==> flow/design.v <==
module UART_Tx
(
   input       i_Clock		,
   input       i_Reset		,	 
   input       i_TX_DV		,
   input [7:0] i_TX_Byte	,
   output reg  o_TX_Serial	,
   output      o_TX_Done
 );
  parameter CLKS_PER_BIT =       5;
  parameter IDLE         =  3'b000;
  parameter TX_START_BIT =  3'b001;
  parameter TX_DATA_BITS =  3'b010;
  parameter TX_STOP_BIT  =  3'b011;
  parameter CLEANUP      =  3'b100;
  reg [ 2:0] r_SM_Main     ;
  reg [12:0] r_Clock_Count ;
  reg [ 2:0] r_Bit_Index   ;
  reg [ 7:0] r_TX_Data     ;
  reg        r_TX_Done     ;
  reg        r_TX_Active   ;
  always @(posedge i_Clock)
  begin
    if (i_Reset)
    begin
      r_SM_Main     <= IDLE;
      r_Clock_Count <= 0;
      r_Bit_Index   <= 0;
      r_TX_Data     <= 0;
      r_TX_Done     <= 1'b0;
      r_TX_Active   <= 1'b0;
      o_TX_Serial   <= 1'b1;
    end
    else
    case (r_SM_Main)
      IDLE :
        begin
          o_TX_Serial   <= 1'b1;          
          r_TX_Done     <= 1'b0;
          r_Clock_Count <= 0;
          r_Bit_Index   <= 0;
          if (i_TX_DV)
          begin
            r_TX_Active <= 1'b1;
            r_TX_Data   <= i_TX_Byte;
            r_SM_Main   <= TX_START_BIT;
          end
          else
            r_SM_Main <= IDLE;
        end  
      TX_START_BIT :
        begin
          o_TX_Serial <= 1'b0;
          if (r_Clock_Count < CLKS_PER_BIT-1)
          begin
            r_Clock_Count <= r_Clock_Count + 1;
            r_SM_Main     <= TX_START_BIT;
          end
          else
          begin
            r_Clock_Count <= 0;
            r_SM_Main     <= TX_DATA_BITS;
          end
        end  
      TX_DATA_BITS :
        begin
          o_TX_Serial <= r_TX_Data[r_Bit_Index];
          if (r_Clock_Count < CLKS_PER_BIT-1)
          begin
            r_Clock_Count <= r_Clock_Count + 1;
            r_SM_Main     <= TX_DATA_BITS;
          end
          else
          begin
            r_Clock_Count <= 0;
            if (r_Bit_Index < 7)
            begin
              r_Bit_Index <= r_Bit_Index + 1;
              r_SM_Main   <= TX_DATA_BITS;
            end
            else
            begin
              r_Bit_Index <= 0;
              r_SM_Main   <= TX_STOP_BIT;
            end
          end
        end  
      TX_STOP_BIT :
        begin
          o_TX_Serial <= 1'b1;
          if (r_Clock_Count < CLKS_PER_BIT-1)
          begin
            r_Clock_Count <= r_Clock_Count + 1;
            r_SM_Main     <= TX_STOP_BIT;
          end
          else
          begin
            r_TX_Done     <= 1'b1;
            r_Clock_Count <= 0;
            r_SM_Main     <= CLEANUP;
            r_TX_Active   <= 1'b0;
          end
        end  
      CLEANUP :
        begin
          r_TX_Done <= 1'b1;
          r_SM_Main <= IDLE;
        end
      default :
        r_SM_Main <= IDLE;
    endcase
  end
  assign o_TX_Done   = r_TX_Done;
endmodule
module hcsr04
(
	input  					clk			,
	input  					rst			,	 
	input  					echoPin		,	 
	output reg 				trigPin		,	 
	output wire [11:0]	o_distance	, 	 
	output reg 				M_end				 
);
localparam [11:0] TRIG_LEN    = 12'd5;      
localparam [11:0] PERIOD      = 12'd3000;   
localparam [11:0] COUNTER_1CM = 12'd4;      
reg [11:0] 	counter			 ;  
reg [11:0]	echoHighCounter ;  
reg [11:0]  distance;
reg [11:0]  cnt_n;
reg [11:0]  dist_n;
reg         mend_n;
always@(posedge clk)
begin
	if (rst)
	begin
		counter         <= 0;
		echoHighCounter <= 0;
		distance        <= 0;
		M_end           <= 0;
		trigPin         <= 0;
	end
	else
	begin
		cnt_n  = counter + 1;
		dist_n = distance;
		mend_n = M_end;
		if(cnt_n <= TRIG_LEN)
			trigPin <= 1;
		else
			trigPin <= 0;
		if(echoPin)
			echoHighCounter <= echoHighCounter + 1;
		else
		begin
			if(echoHighCounter!=0)
			begin
				dist_n = echoHighCounter;
				echoHighCounter <= 0;
				if(dist_n >= 5*COUNTER_1CM && dist_n <= 180*COUNTER_1CM) mend_n = 1;
				else mend_n = 0;
			end
		end
		if(cnt_n == PERIOD)
		begin
			cnt_n  = 0;
			mend_n = 0;
		end
		counter  <= cnt_n;
		distance <= dist_n;
		M_end    <= mend_n;
	end
end
assign o_distance = distance;
endmodule
module PWM_generator
(
	input 					clk	,
	input 					rst	,	 
	input  		[27:0] 	duty	,	 
	output reg 	[ 3:0] 	IN			 
);
reg [12:0] counter;
reg [12:0] cnt_n;
always@(posedge clk)
begin
	if (rst)
	begin
		counter <= 0;
		IN      <= 4'b0000;
	end
	else
	begin
		cnt_n = counter + 1;
		if(cnt_n <= 62*duty[6:0])
			IN[0] <= 1;
		else
			IN[0] <= 0;
		if(cnt_n <= 62*duty[13:7])
			IN[1] <= 1;
		else
			IN[1] <= 0;
		if(cnt_n <= 62*duty[20:14])
			IN[2] <= 1;
		else
			IN[2] <= 0;
		if(cnt_n <= 62*duty[27:21])
			IN[3] <= 1;
		else
			IN[3] <= 0;
		if(cnt_n == 6200)
			counter <= 0;
		else
			counter <= cnt_n;
	end
end
endmodule
module algoritamKretanja
(
	input 				clk,
	input 				rst,		 
	input 		 [11:0] USR,		 
	input 		 [11:0]	USL,		 
	input 		 [11:0]	USM,		 
	input 				endR,		 
	input 				endL,		 
	input 				endM,		 
	output 	reg			TxEnable,	 
	output 	reg [ 7:0] 	TxData,		 
	output 	reg [27:0]	duty,		 
	output 	reg led,
	output 	reg buzzer
);
localparam [16:0] IDLE_WAIT     = 17'd50000;    
localparam [16:0] SENDINIT_WAIT = 17'd105;      
localparam [ 6:0] SENDINIT_MSG2 = 7'd100;       
localparam [ 6:0] SENDINIT_END  = 7'd101;
localparam [16:0] WAIT_LEFT     = 17'd3001;     
localparam [11:0] SEND_PERIOD   = 12'd3000;     
localparam [16:0] straight      = 17'd70500;    
localparam [16:0] turningTime   = 17'd55000;    
localparam [16:0] pause         = 17'd50000;    
localparam [16:0] turnTime      = 17'd80000;    
localparam [16:0] END_BLINK     = 17'd25000;    
localparam [ 5:0] numberOfMeasures = 6'd32;     
localparam        SHIFT         = 2;            
reg [16:0] 	statesCounter 	 ;	 
reg [11:0] 	counterSending 	 ;	 
reg [ 6:0] 	countSendingINIT ;	 
reg [16:0]  countSendingTurns;	 
reg [ 7:0] distanceL ;
reg [ 7:0] distanceD ;
reg [ 7:0] distanceS ;
reg [ 7:0]  initS	 ;		 
reg 		initEnd	 ;		 
reg [ 5:0]  NMeasures;		 
reg [13:0]	sum		 ;		 
reg [ 2:0] 	STATE;
parameter IDLE 				= 3'b000;
parameter INIT 				= 3'b001;
parameter sendingINIT 		= 3'b010;
parameter STRAIGHT 			= 3'b011;
parameter turningRIGHT 		= 3'b100;
parameter turningLEFT		= 3'b101;
parameter TURN 				= 3'b110;
parameter END 				= 3'b111;
parameter initialization 	= 3'd1;
parameter turnedRight 		= 3'd2;
parameter turnedLeft 		= 3'd3;
parameter turned 			= 3'd4;
reg [7:0] turns;	 
reg [7:0] turning;	 
reg [2:0] index;	 
wire rightBigger;
wire leftBigger;
wire centralSmaller9;
wire centralBigger43;
assign rightBigger = distanceD > 21;
assign leftBigger = distanceL > 21;
assign centralBigger43 = distanceS > 43;
assign centralSmaller9 = distanceS <= 9;
reg endR_q, endL_q, endM_q;
reg [ 5:0] nm_n;
reg [ 7:0] ds_n;
reg [13:0] sum_n;
always@(posedge clk)
begin
	if (rst)
	begin
		endR_q    <= 0;
		endL_q    <= 0;
		endM_q    <= 0;
		distanceD <= 0;
		distanceL <= 0;
		distanceS <= 0;
		NMeasures <= 0;
		sum       <= 0;
		initS     <= 0;
		initEnd   <= 0;
	end
	else
	begin
		endR_q <= endR;
		endL_q <= endL;
		endM_q <= endM;
		if (endR && !endR_q)
			distanceD <= USR >> SHIFT;
		if (endL && !endL_q)
			distanceL <= USL >> SHIFT;
		if (endM && !endM_q)
		begin
			if(STATE == INIT)
			begin
				nm_n  = NMeasures + 1;
				ds_n  = USM >> SHIFT;
				sum_n = sum + ds_n;
				NMeasures <= nm_n;
				distanceS <= ds_n;
				sum       <= sum_n;
				if(nm_n == numberOfMeasures)
				begin
					initS   <= sum_n >> 5;	 
					initEnd <= 1;
				end
			end
			else
			begin
				sum       <= 0;
				NMeasures <= 0;
				distanceS <= USM >> SHIFT;
				initEnd   <= 0;
			end
		end
	end
end
reg [16:0] sc_n;
reg [ 2:0] idx_n;
reg [ 7:0] turns_n;
reg [ 7:0] turning_n;
always@(posedge clk)
begin
	if (rst)
	begin
		STATE         <= IDLE;
		duty          <= 28'd0;
		statesCounter <= 0;
		index         <= 0;
		turns         <= 0;
		turning       <= 0;
		led           <= 0;
		buzzer        <= 0;
	end
	else
	begin
		sc_n      = statesCounter;
		idx_n     = index;
		turns_n   = turns;
		turning_n = turning;
		case(STATE)
			IDLE:
			begin
				sc_n = statesCounter + 1;
				duty <= {7'd0, 7'd0, 7'd0, 7'd0};
				if(sc_n == IDLE_WAIT)
				begin
					STATE <= INIT;
					sc_n  = 0;
				end
			end
			INIT:
			begin
				duty <= {7'd0, 7'd0, 7'd0, 7'd0};
				if(initEnd) STATE <= sendingINIT;
			end
			sendingINIT:
			begin
				duty <= {7'd0, 7'd0, 7'd0, 7'd0};
				sc_n = statesCounter + 1;
				if(statesCounter == SENDINIT_WAIT)
				begin
					STATE <= STRAIGHT;
					sc_n  = 0;
				end
			end
			STRAIGHT:
			begin
				if(turning[index]==0)
				begin
					if(!leftBigger && !rightBigger && !centralSmaller9) followLeft;
					else if(leftBigger && centralBigger43 && distanceD > 11 && !rightBigger) STATE <= END;
					else if(leftBigger || rightBigger)
					begin
						if(centralBigger43)		 
						begin
							idx_n = index + 1;
							turning_n[idx_n] = 0;
							turns_n[idx_n] = leftBigger ? 1'b0 : 1'b1;
						end
						STATE <= leftBigger ? turningLEFT : turningRIGHT;
					end
					else if(!leftBigger && !rightBigger && centralSmaller9)
						STATE <= TURN;
				end
				else	 
				begin
					case({rightBigger, leftBigger, centralBigger43})
						3'b110:
						begin
							idx_n = index - 1;
							if(turns[index] == 1)
								STATE <= turningRIGHT;
							else
								STATE <= turningLEFT;
						end
						3'b100: STATE <= turningRIGHT;
						3'b010:
						begin
							sc_n = statesCounter + 1;
							if(sc_n == WAIT_LEFT)
							begin
								STATE <= turningLEFT;
								sc_n  = 0;
							end
						end
						3'b000:
						begin
							if(centralSmaller9) STATE <= TURN;
						end
						3'b101, 3'b001: followLeft;
						3'b011: followRight;
						default: ;
					endcase
				end
			end
			turningLEFT:
			begin
				sc_n = statesCounter + 1;
				if(statesCounter <= straight)
					duty <= {7'd60, 7'd60, 7'd0, 7'd0};
				else if(statesCounter > straight && statesCounter < straight + turningTime)
					duty <= {7'd80, 7'd0, 7'd0, 7'd0};
				else if (statesCounter == straight + turningTime)
				begin
					sc_n  = 0;
					STATE <= IDLE;
					duty  <= {7'd0, 7'd0, 7'd0, 7'd0};
				end
			end
			turningRIGHT:
			begin
				sc_n = statesCounter + 1;
				if(statesCounter <= straight)
					duty <= {7'd60, 7'd60, 7'd0, 7'd0};
				else if(statesCounter > straight && statesCounter < straight + turningTime)
					duty <= {7'd0, 7'd80, 7'd0, 7'd0};
				else if (statesCounter == straight + turningTime)
				begin
					sc_n  = 0;
					STATE <= IDLE;
					duty  <= {7'd0, 7'd0, 7'd0, 7'd0};
				end
			end
			TURN:
			begin
				sc_n = statesCounter + 1;
				if(statesCounter <= pause)
					duty <= {7'd0, 7'd0, 7'd0, 7'd0};
				else if(statesCounter > pause && statesCounter < pause + turnTime)
					duty <= {7'd0, 7'd65, 7'd75, 7'd0};
				else if (statesCounter == pause + turnTime)
				begin
					sc_n  = 0;
					STATE <= IDLE;
					turning_n[index] = 1;
				end
			end
			END:
			begin
				duty <= {7'd0, 7'd0, 7'd0, 7'd0};
				sc_n = statesCounter + 1;
				if(statesCounter == END_BLINK)
				begin
					led    <= !led;
					buzzer <= !buzzer;
					sc_n   = 0;
				end
			end
			default:
				STATE <= IDLE;
		endcase
		statesCounter <= sc_n;
		index         <= idx_n;
		turns         <= turns_n;
		turning       <= turning_n;
	end
end
task followLeft;
	begin
		if(distanceL == 11)	  duty <= {7'd55, 7'd55, 7'd0, 7'd0};
		if(distanceL < 11) 	  duty <= {7'd55, 7'd65, 7'd0, 7'd0};
		else if(distanceL > 11) duty <= {7'd65, 7'd55, 7'd0, 7'd0};
	end
endtask
task followRight;
	begin
		if(distanceD == 11)	  duty <= {7'd55, 7'd55, 7'd0, 7'd0};
		if(distanceD < 11) 	  duty <= {7'd65, 7'd55, 7'd0, 7'd0};
		else if(distanceD > 11) duty <= {7'd55, 7'd65, 7'd0, 7'd0};
	end
endtask
reg [ 6:0] csi_n;
reg [16:0] cst_n;
always@(posedge clk)
begin
	if (rst)
	begin
		TxEnable          <= 0;
		TxData            <= 0;
		counterSending    <= 0;
		countSendingINIT  <= 0;
		countSendingTurns <= 0;
	end
	else
	case(STATE)
		sendingINIT:
		begin
			csi_n = countSendingINIT + 1;
			countSendingINIT <= csi_n;
			if(csi_n == 1)
			begin
				TxData 	<= initialization;
				TxEnable <= 1;
			end
			else if(csi_n == SENDINIT_MSG2)
			begin
				TxData 	<= initS;
				TxEnable <= 1;
			end
			else if(csi_n == SENDINIT_END)
			begin
				TxEnable 		 <= 0;
				counterSending	 <= 0;
			end
			else TxEnable <= 0;
		end
		STRAIGHT:
		begin
			countSendingTurns <= 0;
			if(counterSending == SEND_PERIOD)
			begin
				TxData 			 <= distanceS;
				TxEnable 		 <= 1;
				counterSending	 <= 0;
				countSendingINIT <= 0;
			end
			else
			begin
				counterSending <= counterSending + 1;
				TxEnable <= 0;
			end
		end
		turningLEFT, turningRIGHT:
		begin
			cst_n = countSendingTurns + 1;
			countSendingTurns <= cst_n;
			if(cst_n <= straight)	 
			begin
				if(counterSending == SEND_PERIOD)
				begin
					TxData 			<= distanceS;
					TxEnable 		<= 1;
					counterSending	<= 0;
				end
				else
				begin
					counterSending <= counterSending + 1;
					TxEnable <= 0;
				end
			end
			else
			begin
				if(TxData != ((STATE == turningLEFT) ? turnedLeft : turnedRight))	 
				begin
					TxData 	<= (STATE == turningLEFT) ? turnedLeft : turnedRight;
					TxEnable <= 1;
				end
				else TxEnable <= 0;
			end
		end
		TURN:
		begin
			if(TxData != turned)
			begin
				TxData 	<= turned;
				TxEnable <= 1;
			end
			else TxEnable <= 0;
		end
		default: ;
	endcase
end
endmodule
module labyrinth_car
(
	input  		 clk	,
	input  		 rst	,	 
	input  		 echoR,
	input  		 echoL,
	input  		 echoM,
	output 		 trigR,	 
	output 		 trigL,
	output 		 trigM,
	output 		 Tx	,
	output [3:0] motors_PWM,
	output 		 led,
	output 		 buzzer
);
wire [ 7:0] dataTransmit;
wire 			TxEnable 	;
wire [11:0] distanceR	;
wire [11:0] distanceL	;
wire [11:0] distanceM	;
wire 			endR 			;
wire 			endL			;
wire 			endM			;
wire [27:0]	duty			;
UART_Tx UART_Transmitter(
	.i_Clock(clk)        	,
	.i_Reset(rst)        	,
	.i_TX_DV(TxEnable)     	,
	.i_TX_Byte(dataTransmit),
	.o_TX_Serial(Tx) 		,
	.o_TX_Done()
);
algoritamKretanja AK
(
	.clk(clk)		,
	.rst(rst)		,
	.USR(distanceR),
	.USL(distanceL),
	.USM(distanceM),
	.endR(endR)		,
	.endL(endL)		,
	.endM(endM)		,
	.TxEnable(TxEnable)	,
	.TxData(dataTransmit),
	.duty(duty),
	.led(led),
	.buzzer(buzzer)
);
hcsr04 UltrasonicR
(
	.clk(clk)		,
	.rst(rst)		,
	.echoPin(echoR),
	.trigPin(trigR),
	.o_distance(distanceR),
	.M_end(endR)
);
hcsr04 UltrasonicL
(
	.clk(clk)		,
	.rst(rst)		,
	.echoPin(echoL),
	.trigPin(trigL),
	.o_distance(distanceL),
	.M_end(endL)
);
hcsr04 UltrasonicM
(
	.clk(clk)		,
	.rst(rst)		,
	.echoPin(echoM),
	.trigPin(trigM),
	.o_distance(distanceM),
	.M_end(endM)
);
PWM_generator PWM
(
	.clk(clk)	,
	.rst(rst)	,
	.duty(duty)	,
	.IN(motors_PWM)
);
endmodule
== Step by step through the tools: labyrinth_car ==
What the tools print for labyrinth_car, step after step.
Line numbers count from 1 in the design file above.
Library cell names are shortened.
A cell with -- has no value.

* Top module: labyrinth_car
* Clock: clk
* Cell library: sky130hd
* Library corner: tt_025C_1v80

== After elaboration ==
Source: Yosys, flattened and elaborated, memories not mapped. Widths are those after wreduce. Registers that Yosys merges into a memory's read port (data or address) are not register bits. Print and check cells do not count.

* Add/subtract/negate cells: 19
* Multiply operators: 4
* Magnitude comparators: 30
* Equality and inequality tests: 74
* Shift operators: 8
* Multiplexer cells: 129
* Bitwise operators: 15
* Reductions and logical operators: 69

{| class="wikitable"
|+ Operators by type and width
! operator !! count
|-
| 2-to-1 mux 28 bit || 15
|-
| multiplier 5 x 7 -> 12 bit with constant A || 4
|-
| 2-to-1 mux 17 bit || 12
|-
| 2-to-1 mux 8 bit || 20
|-
| case mux 28 bit (select 5 bit) || 1
|-
| 2-to-1 mux 12 bit || 11
|-
| <= comparator 13 x 32 -> 1 bit || 4
|-
| case mux 17 bit (select 6 bit) || 1
|-
| adder 12 x 1 -> 12 bit with constant B || 7
|-
| 2-to-1 mux 3 bit || 27
|-
| case mux 28 bit (select 2 bit) || 1
|-
| equality test 12 bit with constant B || 4
|-
| <= comparator 12 x 10 -> 1 bit with constant B || 3
|-
| <= comparator 12 x 3 -> 1 bit with constant B || 3
|-
| greater-or-equal comparator 12 x 5 -> 1 bit with constant B || 3
|-
| nonzero test 12 bit || 3
|-
| case mux 12 bit (select 3 bit) || 1
|-
| adder 17 x 1 -> 17 bit with constant B || 2
|-
| <= comparator 17 bit with constant B || 2
|-
| less-than comparator 17 bit with constant B || 2
|-
| equality test 17 bit with constant B || 2
|-
| case mux 17 bit (select 2 bit) || 1
|-
| variable shift 1 x 4 -> 8 bit with constant A || 4
|-
| case mux 8 bit (select 4 bit) || 1
|-
| adder 13 x 1 -> 13 bit with constant B || 2
|-
| case mux 13 bit (select 2 bit) || 1
|-
| != test 2 x 1 -> 1 bit with constant B || 12
|-
| != test 2 bit with constant B || 12
|}

Other operator kinds: 77; their cells: 187.

* Register bits after elaboration: 323
* Input port bits: 5
* Cells after elaboration: 396

== Longest topological paths ==
Longest topological path by Yosys (ltp), each cell counted once; first at word level (registers and memories cut), then after technology mapping (sequential cells cut; the memories' decode and read muxes count).

* Word-level depth: 12
* ABC_AREA: 0
* Gate-level depth with buffers: 23
* Mapped depth without buffers: 23

== After synthesis ==
Source: synth_stat.txt of the flow (Yosys; design flattened, memories mapped). It holds for the ABC_AREA given above (unset counts as 0); a run with the other value may have another netlist.

* Cell count: 2453
* Synthesis area: 20458.4 sq um
* Area of sequential cells: 6466.2 sq um
* Flip-flops: 323

{| class="wikitable"
|+ Cell types
! cell type !! count !! area in all (sq um)
|-
| dfxtp_1 || 323 || 6.47E+03
|-
| ha_1 || 166 || 2.08E+03
|-
| fa_1 || 57 || 1.14E+03
|-
| nor2_1 || 269 || 1.01E+03
|-
| a21oi_1 || 187 || 935.898
|-
| nand2_1 || 236 || 885.85
|-
| xnor2_1 || 80 || 700.672
|-
| inv_1 || 168 || 630.605
|-
| nand3_1 || 112 || 560.538
|-
| xor2_1 || 53 || 464.195
|-
| mux2i_1 || 41 || 410.394
|-
| o21ai_0 || 66 || 330.317
|-
| clkbuf_1 || 81 || 304.042
|-
| and3_1 || 41 || 256.496
|-
| nand4_1 || 38 || 237.728
|-
| nor3_1 || 47 || 235.226
|-
| a21o_1 || 29 || 217.709
|-
| o21a_1 || 26 || 195.187
|}

Other cell types: 80; their cells: 433.
By module: a second synthesis without flattening, with its own total; a netlist apart from the flattened one above.

* Cells (unflattened synthesis): 2631
* Area total of the unflattened synthesis: 22097.4 sq um

Each row is one instance without its submodules.

{| class="wikitable"
|+ By module
! module !! instances !! cells !! area (sq um)
|-
| algoritamKretanja || 1 || 1217 || 9869.5
|-
| hcsr04 || 3 || 224 || 1883.1
|-
| PWM_generator || 1 || 598 || 5253.8
|-
| UART_Tx || 1 || 144 || 1325.0
|-
| labyrinth_car || 1 || 0 || 0.0
|}

== Timing after synthesis ==
Path of least setup slack by OpenSTA after synthesis, without wires, with an ideal clock, recovery checks aside; 20% of the period is set as input and as output delay. Where synthesis merged equal registers, the netlist keeps one of their names.

* Path type: register -> register
* From: reg AK.duty[2]
* To: reg PWM.IN[0]
* Clock period: 10000 ps
* Library setup time: 86 ps
* Launch time at the first pin: 0 ps
* Arrival: 4508 ps
* Data required time: 9914 ps
* Path slack: 5406 ps
* Path delay: 4594 ps
* Stages on the path: 22
* Period reached after synthesis: 4594 ps

"path delay" = arrival - input delay + setup time.
"stages on the path" counts driving pins, that of a launching flip-flop among them; a cell with two outputs on the path counts twice.
"period reached after synthesis" is the clock period less the worst setup slack; recovery checks do not enter. This is arithmetic on one report: input and output delays are still those of the set period (20% each).
Between the ends stands the longest chain of elaborated cells between them, by number of cells; it is not shown to be the way that was timed. Of several equally long chains one is given.
A line is the first line of the expression or statement that the cell stems from. Yosys adds cells for indexed reads and writes and turns some case tables into memories.
A register here has more assigning lines than the two given.

* Cell sequence: dfxtp_1 fa_1 fa_1 inv_1 fa_1 inv_1 ha_1 nor2b_1 o21ai_0 a21oi_1 o21ai_0 nand2b_1 a21o_1 a21oi_1 xor2_1 ha_1 and4_1 nand4_1 or3_1 nand2_1 a21oi_1 a211oi_1
* Cells in the longest elaborated chain: 3

{| class="wikitable"
|+ RTL lines, path post-synthesis
! element !! RTL line !! text
|-
| from (decl) || 230 || <nowiki>output reg [27:0] duty,</nowiki>
|-
| from (assign) || 363 || <nowiki>duty <= {7'd0, 7'd0, 7'd0, 7'd0};</nowiki>
|-
| from (assign) || 372 || <nowiki>duty <= {7'd0, 7'd0, 7'd0, 7'd0};</nowiki>
|-
| multiplier 5 x 7 -> 12 bit || 195 || <nowiki>if(cnt_n <= 62*duty[6:0])</nowiki>
|-
| <= comparator 13 x 32 -> 1 bit || 195 ||
|-
| 2-to-1 mux 1 bit || 195 ||
|-
| to (assign) || 196 || <nowiki>IN[0] <= 1;</nowiki>
|-
| to (assign) || 198 || <nowiki>IN[0] <= 0;</nowiki>
|-
| to (decl) || 181 || <nowiki>output reg [ 3:0] IN</nowiki>
|}

== Worst path after layout ==
From the final timing report of run 2: the path of least setup slack in the routed layout; clock arrival at registers is part of the times.
The report prints the path's times to 10 ps; the period is as set.

* Path type: register -> register
* From: reg AK.duty[2]
* To: reg PWM.IN[0]
* Clock period: 3470 ps
* Library setup time: 80 ps
* Launch time at the first pin: 590 ps
* Arrival: 5090 ps
* Data required time: 3970 ps
* Path slack: -1120 ps
* Stages on the path: 22

Between the ends stands the longest chain of elaborated cells between them, by number of cells; it is not shown to be the way that was timed. Of several equally long chains one is given.
A register here has more assigning lines than the two given.

* Cell sequence: dfxtp_2 fa_1 fa_1 inv_2 fa_1 inv_1 ha_4 nor2b_1 o21ai_2 a21oi_2 o21ai_1 nand2b_1 a21o_1 a21oi_2 xor2_1 ha_1 and4_4 nand4_1 or3_4 nand2_1 a21oi_1 a211oi_2
* Cells in the longest elaborated chain: 3

{| class="wikitable"
|+ RTL lines, path post-layout
! element !! RTL line !! text
|-
| from (decl) || 230 || <nowiki>output reg [27:0] duty,</nowiki>
|-
| from (assign) || 363 || <nowiki>duty <= {7'd0, 7'd0, 7'd0, 7'd0};</nowiki>
|-
| from (assign) || 372 || <nowiki>duty <= {7'd0, 7'd0, 7'd0, 7'd0};</nowiki>
|-
| multiplier 5 x 7 -> 12 bit || 195 || <nowiki>if(cnt_n <= 62*duty[6:0])</nowiki>
|-
| <= comparator 13 x 32 -> 1 bit || 195 ||
|-
| 2-to-1 mux 1 bit || 195 ||
|-
| to (assign) || 196 || <nowiki>IN[0] <= 1;</nowiki>
|-
| to (assign) || 198 || <nowiki>IN[0] <= 0;</nowiki>
|-
| to (decl) || 181 || <nowiki>output reg [ 3:0] IN</nowiki>
|}

Appendix: measured runs

Below are 5 stored runs of the flow (Yosys, OpenROAD; platform sky130hd) on labyrinth_car, each with its settings and what was measured, unordered. Constraints: input delay and output delay 20% of the set period each, output load 0.01 pF.
"achieved clock period" means the clock period less the worst setup slack. The figure is calculated, with input and output delays left at 20% of the set period.
"time used up by the worst setup path": the worst setup path's part of the clock period (all of it between registers, 20% less for each end at a port) less its slack. A launch clock that arrives late makes it longer, a capture clock that arrives late makes it shorter.
"total power after layout" rests on the timing tool's default activity at the inputs, not on a simulated workload.
"time used up by the worst setup path" is given in steps of 10 ps.

=== Run 1 ===
{| class="wikitable"
! Setting !! Value
|-
| ABC_AREA || 1
|-
| CAP_MARGIN || 35
|-
| CELL_PAD_IN_SITES_DETAIL_PLACEMENT || 2
|-
| CELL_PAD_IN_SITES_GLOBAL_PLACEMENT || 2
|-
| CORE_ASPECT_RATIO || 0.6
|-
| CORE_MARGIN || 7
|-
| CORE_UTILIZATION || 50
|-
| GPL_ROUTABILITY_DRIVEN || 1
|-
| GPL_TIMING_DRIVEN || 1
|-
| PLACE_DENSITY_LB_ADDON || 0.25
|-
| SLEW_MARGIN || 40
|-
| period_ns || 10.0
|}
Not finished: placement ended with error FLW-0024.

=== Run 2 ===
{| class="wikitable"
! Setting !! Value
|-
| CELL_PAD_IN_SITES_DETAIL_PLACEMENT || 1
|-
| CELL_PAD_IN_SITES_GLOBAL_PLACEMENT || 1
|-
| CORE_MARGIN || 2
|-
| CORE_UTILIZATION || 25
|-
| CTS_CLUSTER_DIAMETER || 46
|-
| CTS_CLUSTER_SIZE || 73
|-
| MIN_ROUTING_LAYER || met1
|-
| PLACE_DENSITY || 0.52
|-
| SLEW_MARGIN || 25
|-
| period_ns || 3.47
|-
| CAP_MARGIN || 20
|-
! Result !! Value
|-
| Total power after layout || 10273 uW
|-
| Worst setup slack after layout || -1119 ps
|-
| Time used up by the worst setup path || 4590 ps
|-
| Type of the worst setup path || register -> register
|-
| Chip area in the Yosys report || 20458.4 sq um
|-
| Worst hold slack in the final report || 422 ps
|-
| Standard-cell area after routing || 25079.1 sq um
|-
| Utilization || 0.31
|-
| Post-route setup TNS || -4073 ps
|-
| Achieved clock period || 4589 ps
|-
| Die outline area || 84137.7 sq um
|}

=== Run 3 ===
{| class="wikitable"
! Setting !! Value
|-
| CORE_UTILIZATION || 40
|-
| period_ns || 5.06
|-
| CAP_MARGIN || 20
|-
| CORE_MARGIN || 2
|-
| SLEW_MARGIN || 20
|-
! Result !! Value
|-
| Total power after layout || 5501 uW
|-
| Worst setup slack after layout || 271 ps
|-
| Time used up by the worst setup path || 4790 ps
|-
| Type of the worst setup path || register -> register
|-
| Chip area in the Yosys report || 20458.4 sq um
|-
| Worst hold slack in the final report || 450 ps
|-
| Standard-cell area after routing || 22338.9 sq um
|-
| Utilization || 0.444
|-
| Post-route setup TNS || 0 ps
|-
| Achieved clock period || 4789 ps
|-
| Die outline area || 52971.3 sq um
|}

=== Run 4 ===
{| class="wikitable"
! Setting !! Value
|-
| CAP_MARGIN || 25
|-
| CORE_MARGIN || 7
|-
| GPL_ROUTABILITY_DRIVEN || 0
|-
| period_ns || 10.0
|-
| CORE_UTILIZATION || 40
|-
| SLEW_MARGIN || 20
|-
! Result !! Value
|-
| Total power after layout || 2783 uW
|-
| Worst setup slack after layout || 5011 ps
|-
| Time used up by the worst setup path || 4990 ps
|-
| Type of the worst setup path || register -> register
|-
| Chip area in the Yosys report || 20458.4 sq um
|-
| Worst hold slack in the final report || 435 ps
|-
| Standard-cell area after routing || 22273.9 sq um
|-
| Utilization || 0.443
|-
| Post-route setup TNS || 0 ps
|-
| Achieved clock period || 4989 ps
|-
| Die outline area || 57674.4 sq um
|}

=== Run 5 ===
{| class="wikitable"
! Setting !! Value
|-
| ABC_AREA || 1
|-
| CAP_MARGIN || 30
|-
| CORE_MARGIN || 5
|-
| CORE_UTILIZATION || 24
|-
| CTS_CLUSTER_DIAMETER || 302
|-
| CTS_CLUSTER_SIZE || 35
|-
| MAX_ROUTING_LAYER || met5
|-
| MIN_ROUTING_LAYER || met1
|-
| PLACE_DENSITY_LB_ADDON || 0.11
|-
| SETUP_SLACK_MARGIN || 0.31
|-
| period_ns || 4.55
|-
| SLEW_MARGIN || 20
|-
! Result !! Value
|-
| Total power after layout || 4655 uW
|-
| Worst setup slack after layout || 184 ps
|-
| Time used up by the worst setup path || 4370 ps
|-
| Type of the worst setup path || register -> register
|-
| Chip area in the Yosys report || 20603.5 sq um
|-
| Worst hold slack in the final report || 443 ps
|-
| Standard-cell area after routing || 22824.4 sq um
|-
| Utilization || 0.268
|-
| Post-route setup TNS || 0 ps
|-
| Achieved clock period || 4366 ps
|-
| Die outline area || 91809.0 sq um
|}
